==> flow/design.v <==
`timescale 1ns/10ps
module  CONV(
	input	wire				clk,
	input	wire				reset,
	output reg 				busy,	
	input	wire				ready,	
	output reg [11:0]	iaddr,
	input	wire [19:0] idata, 		 
	output reg	 			cwr,
	output reg [11:0]	caddr_wr,
	output reg [19:0]	cdata_wr,  
	output reg	 			crd,
	output reg [11:0]	caddr_rd, 
	input	wire [19:0]	cdata_rd,  
	output reg [2:0] 	csel	 
);
	localparam [19:0] KERNEL_0_0 = 20'h0A89E;
	localparam [19:0] KERNEL_0_1 = 20'h092D5;
	localparam [19:0] KERNEL_0_2 = 20'h06D43;
	localparam [19:0] KERNEL_0_3 = 20'h01004;
	localparam [19:0] KERNEL_0_4 = 20'hF8F71;
	localparam [19:0] KERNEL_0_5 = 20'hF6E54;
	localparam [19:0] KERNEL_0_6 = 20'hFA6D7;
	localparam [19:0] KERNEL_0_7 = 20'hFC834;
	localparam [19:0] KERNEL_0_8 = 20'hFAC19;
	localparam [19:0] KERNEL_1_0 = 20'hFDB55;
	localparam [19:0] KERNEL_1_1 = 20'h02992;
	localparam [19:0] KERNEL_1_2 = 20'hFC994;
	localparam [19:0] KERNEL_1_3 = 20'h050FD;
	localparam [19:0] KERNEL_1_4 = 20'h02F20;
	localparam [19:0] KERNEL_1_5 = 20'h0202D;
	localparam [19:0] KERNEL_1_6 = 20'h03BD7;
	localparam [19:0] KERNEL_1_7 = 20'hFD369;
	localparam [19:0] KERNEL_1_8 = 20'h05E68;
	parameter [19:0] BIAS_0 = 20'h01310;
	parameter [19:0] BIAS_1 = 20'hF7295;
	reg [20:0] 	ma;
	reg [19:0]	mb;
	reg  				me;
	wire [40:0] mo;
	wire 				mv;
	multi_div
	#(
	  .SIZE_A(21),
	  .SIZE_B(20),
	  .SIGNED(1),
	  .STEP_SIZE(1) 
	) multi_u1(
	  .clk(clk),.reset(reset),
	  .en(me),
	  .select(1'b0),
	  .a(ma),
	  .b(mb),
	  .P(mo),
	  .div_zero(),
	  .Valid(mv),
	  .Busy()
	);
	parameter LAYER_0 	= 0,
						LAYER_1_2 = 1,
						IDLE 			= 2;
	reg [1:0] 				state;
	reg 							IMG_S;
	reg [5:0] 				state_x,state_y;
	reg [3:0] 				state_step;
	reg [1:0] 				state_dx,state_dy;  
	reg signed [43:0] write_reg;
	always@(*)begin
		busy <= state==IDLE ? 0:1;
	end
	always @(posedge clk or posedge reset) begin
		if(reset)begin
			state <= IDLE;
			cwr <= 0;
			iaddr <= 0;
			csel <= 0;
			crd <= 0;
			caddr_rd <= 0;
			IMG_S <= 0;
			me<= 0;
			write_reg <= 0;
			state_step <= 0;
			{state_y,state_x} 	<= 0;
			{state_dx,state_dy} <= 0;
		end else begin
			case(state)
				LAYER_0:begin	
					case(state_step)
						0:begin
							if( $signed(state_x+state_dx-1) < 0 || $signed(state_x+state_dx-1) > 63 
								|| $signed(state_y+state_dy-1) < 0 || $signed(state_y+state_dy-1) > 63)begin
								iaddr <= 0;	
								state_step <= 3;
							end else begin
								iaddr[11:6] 	<= state_y + state_dy - 1;
								iaddr[5:0] 	<= state_x + state_dx - 1;
								state_step <= state_step + 1;
							end
						end
						1:begin
							me <= 1;
							ma <= idata;
							if(IMG_S==0)begin
								case({state_dy,state_dx})
									{2'd0,2'd0}: mb <= KERNEL_0_0;
									{2'd0,2'd1}: mb <= KERNEL_0_1;
									{2'd0,2'd2}: mb <= KERNEL_0_2;
									{2'd1,2'd0}: mb <= KERNEL_0_3;
									{2'd1,2'd1}: mb <= KERNEL_0_4;
									{2'd1,2'd2}: mb <= KERNEL_0_5;
									{2'd2,2'd0}: mb <= KERNEL_0_6;
									{2'd2,2'd1}: mb <= KERNEL_0_7;
									{2'd2,2'd2}: mb <= KERNEL_0_8;
									default mb <= 0;
								endcase
							end
							else begin
								case({state_dy,state_dx})
									{2'd0,2'd0}: mb <= KERNEL_1_0;
									{2'd0,2'd1}: mb <= KERNEL_1_1;
									{2'd0,2'd2}: mb <= KERNEL_1_2;
									{2'd1,2'd0}: mb <= KERNEL_1_3;
									{2'd1,2'd1}: mb <= KERNEL_1_4;
									{2'd1,2'd2}: mb <= KERNEL_1_5;
									{2'd2,2'd0}: mb <= KERNEL_1_6;
									{2'd2,2'd1}: mb <= KERNEL_1_7;
									{2'd2,2'd2}: mb <= KERNEL_1_8;
									default mb <= 0;
								endcase
							end
							state_step <= state_step + 1;
						end
						2:begin
							me <= 0;
							if(mv)begin  
								write_reg <= $signed(write_reg) + $signed(mo); 
								state_step <= state_step + 1;
							end
							else state_step <= state_step;
						end
						3:begin
							if(state_dy == 2 && state_dx == 2)begin
								{state_dx,state_dy} <= 0;
								state_step <= state_step + 1;
								if(IMG_S) write_reg <= $signed(write_reg) + ($signed(BIAS_1)<<16);
								else write_reg <= $signed(write_reg) + ($signed(BIAS_0)<<16);
							end else if(state_dx == 2)begin
								state_dx <= 0;
								state_dy <= state_dy + 1;
								state_step <= 0;
							end else begin
								state_dx <= state_dx + 1;
								state_step <= 0;
							end
						end
						4:begin
								cwr <= 1;
								csel <= IMG_S ? 2:1;
								state_step <= state_step + 1;
								caddr_wr <= {state_y,state_x};
								cdata_wr <= (write_reg < 0) ? 0 :  ((write_reg>>16)+write_reg[15]) ;  
						end
						5:begin
							cwr <= 0;
							if(state_y == 63 && state_x == 63)begin
								if(IMG_S)begin
									state <= LAYER_1_2;
									IMG_S <= 0;
								end else begin
									IMG_S <= 1;
								end 	
								state_x <= 0;
								state_y <= 0;
							end 
							else if(state_x == 63)begin
								state_x <= 0;
								state_y <= state_y + 1; 
							end 
							else begin
								state_x <= state_x + 1;
							end
							state_dx <= 0;
							state_dy <= 0;
							state_step <= 0;
							write_reg <= 0;
						end
					endcase
				end 
				LAYER_1_2:begin
					case(state_step)
						0:begin
							csel <= IMG_S ? 2 : 1;
							cwr <= 0;
							crd <= 1;
							caddr_rd[11-:5] <= state_y; 
							caddr_rd[5-:5]  <= state_x; 
							caddr_rd[6] <= 0;
							caddr_rd[0] <= 0;
							state_step <= state_step + 1;
						end
						1:begin
							caddr_rd[6] <= 0;
							caddr_rd[0] <= 1;
							write_reg <= 	cdata_rd;			
							state_step <= state_step + 1;
						end
						2:begin
							caddr_rd[6] <= 1;
							caddr_rd[0] <= 0;
							write_reg <= (write_reg > cdata_rd) ? write_reg : cdata_rd;			
							state_step <= state_step + 1;
						end
						3:begin
							caddr_rd[6] <= 1;
							caddr_rd[0] <= 1;
							write_reg <= (write_reg > cdata_rd) ? write_reg : cdata_rd;			
							state_step <= state_step + 1;
						end
						4:begin
							crd <= 0;
							cwr <= 1;
							csel <= IMG_S ? 4 : 3;
							caddr_wr <= {2'b00,state_y[4:0],state_x[4:0]};
							cdata_wr <= (write_reg > cdata_rd) ? write_reg : cdata_rd;			
							state_step <= state_step + 1;
						end
						5:begin
							csel <= 5;
							if(IMG_S) caddr_wr <= {1'b0,state_y[4:0],state_x[4:0],1'b1};
							else caddr_wr <= {1'b0,state_y[4:0],state_x[4:0],1'b0};
							state_step <= state_step + 1;
						end
						6:begin
							cwr <= 0;
							if(state_y==31 && state_x==31)begin
								if(IMG_S)begin
									state <= IDLE;
									IMG_S <= 0;
								end else begin
									IMG_S <= 1;
								end
								state_x <= 0;
								state_y <= 0;
							end
							else if(state_x == 31)begin
								state_y <= state_y + 1;
								state_x <= 0;
							end else begin
								state_x <= state_x + 1;
							end
							state_step <= 0;
						end
					endcase
				end
				IDLE:begin
					if(ready)begin
						state <= LAYER_0;
					end
					cwr <= 0;
					IMG_S <= 0;
					me <= 0;
					write_reg <= 0;
					state_step <= 0;
					{state_y,state_x} 	<= 0;
					{state_dx,state_dy} <= 0;
				end
			endcase
		end
	end
endmodule
module multi_div
#(
  parameter SIZE_A = 128,
  parameter SIZE_B = 64,
  parameter SIGNED = 0,
  parameter STEP_SIZE = 1 
)(
  input wire clk,reset,
  input wire en,
  input wire select,
  input wire [SIZE_A-1:0] a,
  input wire [SIZE_B-1:0] b,
  output reg [SIZE_A+SIZE_B-1:0] P,
  output reg div_zero,
  output reg Valid,
  output reg Busy
);
  parameter READ_IN       = 0,
            CALCULATE     = 1,
            PREPARE_DATA  = 2,
            DATA_OUT      = 3;
  reg [1:0] state;
  reg [9:0] state_counter;
  reg neg_signed;
  reg [SIZE_A-1:0] data_b;
  reg [SIZE_A+SIZE_B:0] r;   
  always@(*)begin
    Valid <= (state == DATA_OUT) ? 1'b1:1'b0;
    Busy  <= (state == CALCULATE || state == PREPARE_DATA) ? 1'b1:1'b0;
  end
  always@(posedge clk or posedge reset)begin
    if(reset)begin
      state <= READ_IN;
      state_counter <= 0;
    end else begin
      case(state)
        READ_IN   :begin
          if(en)begin
            if(select && b==0)begin
              state <= DATA_OUT;
              div_zero <= 1;
            end else begin
              state <= CALCULATE;
              div_zero <= 0;
            end 
            state_counter <= 0;
          end  
        end
        CALCULATE :begin
          if(state_counter == (SIZE_A/STEP_SIZE)-1)begin
            state <= PREPARE_DATA;
            state_counter <= 0;
          end
          else begin
            state_counter <= state_counter + 1;
          end
        end
        PREPARE_DATA:begin
          state <= DATA_OUT;
          state_counter <= 0;
        end
        DATA_OUT  :begin
          state <= READ_IN;
          state_counter <= 0;
        end
        default begin
          state <= READ_IN;
          state_counter <= 0;
        end
      endcase
    end
  end
  reg [SIZE_A-1:0] na;
  reg [SIZE_B-1:0] nb;
  reg in_select;
  integer i;
  always@(posedge clk or posedge reset)begin
    if(reset)begin
      r = 0;
      data_b = 0;
			P = 0;
      neg_signed = 0;
    end else begin
      case(state)
        READ_IN   :begin
          if(en)begin
            if(SIGNED)begin
              neg_signed = a[SIZE_A-1] ^ b[SIZE_B-1];
              na = a[SIZE_A-1] ? -a:a;
              nb = b[SIZE_B-1] ? -b:b;
            end
            else begin
              na = a;
              nb = b;
            end
            r = {na,1'b0,{SIZE_B{1'b0}}};
            data_b = nb;
            in_select = select;
          end  
        end
        CALCULATE :begin
          for(i=0;i<STEP_SIZE;i=i+1)begin 
          	r = r[SIZE_A+SIZE_B] ? ((r<<1)+data_b) : (r<<1);
          end
        end
        PREPARE_DATA:begin
          P = r[SIZE_A+SIZE_B-1:0];
          if(neg_signed)begin
            P = -P;
          end
        end
      endcase
    end
  end
endmodule
[From RTL to reports: CONV]
The steps from the RTL of CONV to its reports follow in flow order.
Lines are those of the file above, counted from 1.
Cell names lack the library's common part.
Not given: --
Inputs
  top module: CONV
  clock port: clk
  standard-cell library: sky130hd
  timing corner: tt_025C_1v80

[Word-level counts]
Source: Yosys, flattened and elaborated, memories not mapped. Widths are those after wreduce. Registers that Yosys merges into a memory's read port (data or address) are not register bits. Print and check cells do not count.
Memory sizes are those after Yosys's memory passes, which may raise the word count (mostly to a power of two), join words into wider ones and drop unused or constant bits.
Bit counts
  memories: 2
  flip-flop bits (word level): 285
  output and inout bits: 62
  cells after elaboration: 236
  memory bits (read-only): 640
Memory list
  (no name shown): words 16, width 20, read ports 1, wr ports 0, RTL line 104  | case({state_dy,state_dx})
  (no name shown): words 16, width 20, read ports 1, wr ports 0, RTL line 118  | case({state_dy,state_dx})
Cells by class
  mux-type cells: 86
  reductions and logical operators: 50
  bitwise gates (word level): 1
  $lt $le $gt $ge: 6
  $add $sub $neg: 17
  eq/ne operators: 45
Operator list (count)
  case mux 44 bit (select 3 bit): 2
  2-to-1 mux 44 bit: 4
  2-to-1 mux 20 bit: 5
  case mux 44 bit (select 2 bit): 1
  case mux 42 bit (select 2 bit): 1
  2-to-1 mux 6 bit: 14
  2-to-1 mux 42 bit: 2
  less-than comparator 32 x 1 -> 1 bit with constant B: 2
  greater-than comparator 32 x 7 -> 1 bit with constant B: 2
  case mux 12 bit (select 2 bit): 2
  less-than comparator 44 x 1 -> 1 bit with constant B: 1
  greater-than comparator 44 x 20 -> 1 bit: 1
  adder 44 x 30 -> 44 bit with constant B: 1
  adder 44 x 33 -> 44 bit with constant B: 1
  adder 44 x 41 -> 44 bit: 1
  adder 42 x 20 -> 42 bit: 1
  negation 41 bit: 1
  2-to-1 mux 41 bit: 1
  case mux 20 bit (select 2 bit): 1
  case mux 6 bit (select 3 bit): 2
  case mux 10 bit (select 3 bit): 1
  2-to-1 mux 2 bit: 14
  inequality test 3 bit with constant B: 9
  inequality test 2 bit with constant B: 10
  AND reduction 2 bit: 10
  adder 20 x 1 -> 20 bit: 1
  negation 20 bit: 1
  case mux 4 bit (select 5 bit): 1
Not listed: further kinds 49, cells in them 112.

[Longest topological paths]
Longest topological path by Yosys (ltp), each cell counted once; first at word level (registers and memories cut), then after technology mapping (sequential cells cut; the memories' decode and read muxes count).
Depth
  depth after elaboration: 9
  ABC_AREA: 0
  mapped depth: 15
  depth with buffers taken out: 13

[Netlist]
Source: synth_stat.txt of the flow (Yosys; design flattened, memories mapped). It holds for the ABC_AREA given above (unset counts as 0); a run with the other value may have another netlist.
Mapped netlist
  flip-flops: 285
  synthesis area: 19891.6 µm²
  mapped cells: 2300
Cell types (count)
  dfrtp_1: 214
  edfxtp_1: 69
  ha_1: 126
  o21ai_0: 224
  a21oi_1: 197
  nand2_1: 239
  xor2_1: 93
  nor2_1: 168
  xnor2_1: 65
  clkbuf_1: 118
  mux2i_1: 43
  a21o_1: 57
  inv_1: 89
  nand3_1: 66
  o31ai_1: 37
  nor3_1: 50
  and3_1: 38
  mux2_2: 17
Not listed: further types 64, cells in them 390.
The figures by module come from a second, unflattened synthesis with its own total; it is not the netlist above.
Second synthesis, totals
  cells (unflattened synthesis): 2401
  area total of the unflattened synthesis: 20673.6 µm²
Each row is one instance without its submodules.
Modules
  CONV: cells 1478, instances 1, area 12741.0 µm²
  multi_div: cells 923, instances 1, area 7932.6 µm²

[Path before layout]
Path of least setup slack by OpenSTA after synthesis, without wires, with an ideal clock, recovery checks aside; 20% of the period is set as input and as output delay. Where synthesis merged equal registers, the netlist keeps one of their names.
Timing post-synthesis
  path type: input to register
  start point: input reset
  end point: register cdata_wr[0]
  input delay: 2.000 ns
  period: 10.0 ns
  setup time: 0.397 ns
  driving pins on the path: 3
  delay of the path: 6.720 ns
  path buffers: 0
  path slack: 1.279 ns
  data arrival time: 8.323 ns
  data required time: 9.603 ns
  synthesis period reached: 8.721 ns
"delay of the path" = arrival - input delay + setup time.
"driving pins on the path" counts driving pins, that of a launching flip-flop among them; a cell with two outputs on the path counts twice.
"synthesis period reached" is the clock period less the worst setup slack; recovery checks do not enter. This is arithmetic on one report: input and output delays are still those of the set period (20% each).
Between the ends stands the longest chain of elaborated cells between them, by number of cells; it is not shown to be the way that was timed. Of several equally long chains one is given.
Each line given opens the expression or statement behind the cell; cells for indexed reads and writes are added by Yosys, which also makes memories of some case tables.
Between the ends, post-synthesis
  cells stage by stage: inv_1 -> o21ai_0 -> nor2_1
  length of the longest elaborated chain: 2
RTL lines, path post-synthesis
  start, declared: RTL line 4  | input wire reset,
  NOT 1 bit
  AND reduction 4 bit
  end, assigned: RTL line 161  | cdata_wr <= (write_reg < 0) ? 0 : ((write_reg>>16)+write_reg[15]) ;
  end, assigned: RTL line 224  | cdata_wr <= (write_reg > cdata_rd) ? write_reg : cdata_rd;
  end, declared: RTL line 11  | output reg [19:0] cdata_wr,

[Timing after layout]
From the final timing report of run 1: the path of least setup slack in the routed layout; clock arrival at registers is part of the times.
Timing post-layout
  path type: input to register
  start point: input cdata_rd[15]
  end point: register write_reg[3]
  data required time: 6.24 ns
  path buffers: 1
  path slack: 1.57 ns
  driving pins on the path: 12
  setup time: 0.08 ns
  data arrival time: 4.67 ns
  period: 5.77 ns
  input delay: 1.15 ns
Between the ends stands the longest chain of elaborated cells between them, by number of cells; it is not shown to be the way that was timed. Of several equally long chains one is given.
At most two assigning lines are given for a register; there are more.
Between the ends, post-layout
  cells stage by stage: clkdlybuf4s50_1 -> inv_1 -> ha_1 -> a21oi_1 -> o21ai_0 -> a2111oi_0 -> a21oi_1 -> a311oi_4 -> nor2b_1 -> nor2_2 -> a22oi_1 -> o21ai_0
  length of the longest elaborated chain: 4
RTL lines, path post-layout
  start, declared: RTL line 14  | input wire [19:0] cdata_rd,
  greater-than comparator 44 x 20 -> 1 bit: RTL line 210  | write_reg <= (write_reg > cdata_rd) ? write_reg : cdata_rd;
  2-to-1 mux 44 bit: RTL line 210
  case mux 44 bit (select 2 bit): RTL line 190  | case(state_step)
  case mux 44 bit (select 3 bit): RTL line 86  | case(state)
  end, assigned: RTL line 136  | write_reg <= $signed(write_reg) + $signed(mo);
  end, assigned: RTL line 145  | if(IMG_S) write_reg <= $signed(write_reg) + ($signed(BIAS_1)<<16);
  end, declared: RTL line 67  | reg signed [43:0] write_reg;

CONV through Yosys and OpenROAD on sky130hd: 4 stored runs, unordered, with their settings and measured results. The constraints put input and output delay at 20% of the set period each and load the outputs with 0.01 pF.
"achieved clock period (ns)": clock period set for the run, less the worst setup slack. It is reckoned from that one timing run; input and output delays stay at 20% of the period that was set.
"worst setup path time (ns)": the worst setup path's part of the clock period (all of it between registers, 20% less for each end at a port) less its slack. A launch clock that arrives late makes it longer, a capture clock that arrives late makes it shorter.
"finish__power__total" is the tool's figure for a default switching activity; nothing was simulated.

Flow files of run 1
==> flow/run.sh <==
#!/bin/bash
# the make line also repeats the synthesis and layout settings of config.mk as NAME=value (left out here)
make -C /OpenROAD-flow-scripts/flow DESIGN_CONFIG=/design/flow/config.mk WORK_HOME=/design/flow/orfs CLKGATE_MAP_FILE= finish
==> flow/config.mk <==
export PLATFORM = sky130hd
export DESIGN_NAME = CONV
export DESIGN_NICKNAME = CONV
export VERILOG_FILES = /design/flow/design.v
export SDC_FILE = /design/flow/constraint.sdc
export NUM_CORES = 4
export LEC_CHECK = 0
export CAP_MARGIN = 20
export CORE_MARGIN = 2
export CORE_UTILIZATION = 40
export SLEW_MARGIN = 20
==> flow/constraint.sdc <==
create_clock -name core_clock -period 5.77 [get_ports {clk}]
set_input_delay 1.1540 -clock core_clock [delete_from_list [all_inputs] [get_ports {clk}]]
set_output_delay 1.1540 -clock core_clock [all_outputs]
set_load 0.01 [all_outputs]

report of run 1
yosys chip area after synthesis (um^2): 19891.6
finish__design__die__area: 51529.0
finish__design__instance__area__stdcell: 22731.8
finish__design__instance__utilization: 0.4634
finish__timing__setup__ws: 1.566
finish__timing__setup__tns: 0.000
finish__timing__hold__ws: 0.482
finish__power__total: 8.150e-03
achieved clock period (ns): 4.204
worst setup path time (ns): 3.05
worst setup path kind: input to register

Flow files of run 2
==> flow/run.sh <==
#!/bin/bash
# the make line also repeats the synthesis and layout settings of config.mk as NAME=value (left out here)
make -C /OpenROAD-flow-scripts/flow DESIGN_CONFIG=/design/flow/config.mk WORK_HOME=/design/flow/orfs CLKGATE_MAP_FILE= finish
==> flow/config.mk <==
export PLATFORM = sky130hd
export DESIGN_NAME = CONV
export DESIGN_NICKNAME = CONV
export VERILOG_FILES = /design/flow/design.v
export SDC_FILE = /design/flow/constraint.sdc
export NUM_CORES = 4
export LEC_CHECK = 0
export CAP_MARGIN = 0
export CORE_MARGIN = 2
export CORE_UTILIZATION = 49
export GPL_TIMING_DRIVEN = 0
export MAX_ROUTING_LAYER = met4
export PLACE_DENSITY_LB_ADDON = 0.03
export SLEW_MARGIN = 35
==> flow/constraint.sdc <==
create_clock -name core_clock -period 3.8 [get_ports {clk}]
set_input_delay 0.7600 -clock core_clock [delete_from_list [all_inputs] [get_ports {clk}]]
set_output_delay 0.7600 -clock core_clock [all_outputs]
set_load 0.01 [all_outputs]

report of run 2
yosys chip area after synthesis (um^2): 19891.6
finish__design__die__area: 42222.0
finish__design__instance__area__stdcell: 23073.4
finish__design__instance__utilization: 0.5781
finish__timing__setup__ws: 0.144
finish__timing__setup__tns: 0.000
finish__timing__hold__ws: 0.387
finish__power__total: 1.238e-02
achieved clock period (ns): 3.656
worst setup path time (ns): 3.66
worst setup path kind: register to register

Flow files of run 3
==> flow/run.sh <==
#!/bin/bash
# the make line also repeats the synthesis and layout settings of config.mk as NAME=value (left out here)
make -C /OpenROAD-flow-scripts/flow DESIGN_CONFIG=/design/flow/config.mk WORK_HOME=/design/flow/orfs CLKGATE_MAP_FILE= finish
==> flow/config.mk <==
export PLATFORM = sky130hd
export DESIGN_NAME = CONV
export DESIGN_NICKNAME = CONV
export VERILOG_FILES = /design/flow/design.v
export SDC_FILE = /design/flow/constraint.sdc
export NUM_CORES = 4
export LEC_CHECK = 0
export CAP_MARGIN = 30
export CORE_ASPECT_RATIO = 0.52
export CORE_MARGIN = 2
export CORE_UTILIZATION = 52
export GPL_TIMING_DRIVEN = 0
export PLACE_DENSITY_LB_ADDON = 0.29
export SETUP_SLACK_MARGIN = 0.65
export SLEW_MARGIN = 10
==> flow/constraint.sdc <==
create_clock -name core_clock -period 5.98 [get_ports {clk}]
set_input_delay 1.1960 -clock core_clock [delete_from_list [all_inputs] [get_ports {clk}]]
set_output_delay 1.1960 -clock core_clock [all_outputs]
set_load 0.01 [all_outputs]

report of run 3
yosys chip area after synthesis (um^2): 19891.6
finish__design__die__area: 39917.3
finish__design__instance__area__stdcell: 22699.3
finish__design__instance__utilization: 0.6050
finish__timing__setup__ws: 1.316
finish__timing__setup__tns: 0.000
finish__timing__hold__ws: 0.372
finish__power__total: 7.677e-03
achieved clock period (ns): 4.664
worst setup path time (ns): 3.47
worst setup path kind: input to register

Flow files of run 4
==> flow/run.sh <==
#!/bin/bash
# the make line also repeats the synthesis and layout settings of config.mk as NAME=value (left out here)
make -C /OpenROAD-flow-scripts/flow DESIGN_CONFIG=/design/flow/config.mk WORK_HOME=/design/flow/orfs CLKGATE_MAP_FILE= finish
==> flow/config.mk <==
export PLATFORM = sky130hd
export DESIGN_NAME = CONV
export DESIGN_NICKNAME = CONV
export VERILOG_FILES = /design/flow/design.v
export SDC_FILE = /design/flow/constraint.sdc
export NUM_CORES = 4
export LEC_CHECK = 0
export ABC_AREA = 1
export CAP_MARGIN = 20
export CELL_PAD_IN_SITES_GLOBAL_PLACEMENT = 3
export CORE_MARGIN = 2
export CORE_UTILIZATION = 63
export CTS_CLUSTER_SIZE = 26
export GPL_ROUTABILITY_DRIVEN = 1
export PLACE_DENSITY = 0.64
export SETUP_SLACK_MARGIN = -0.48
export SLEW_MARGIN = 20
export TNS_END_PERCENT = 100
==> flow/constraint.sdc <==
create_clock -name core_clock -period 7.58 [get_ports {clk}]
set_input_delay 1.5160 -clock core_clock [delete_from_list [all_inputs] [get_ports {clk}]]
set_output_delay 1.5160 -clock core_clock [all_outputs]
set_load 0.01 [all_outputs]

report of run 4: did not finish, place, GPL-0301
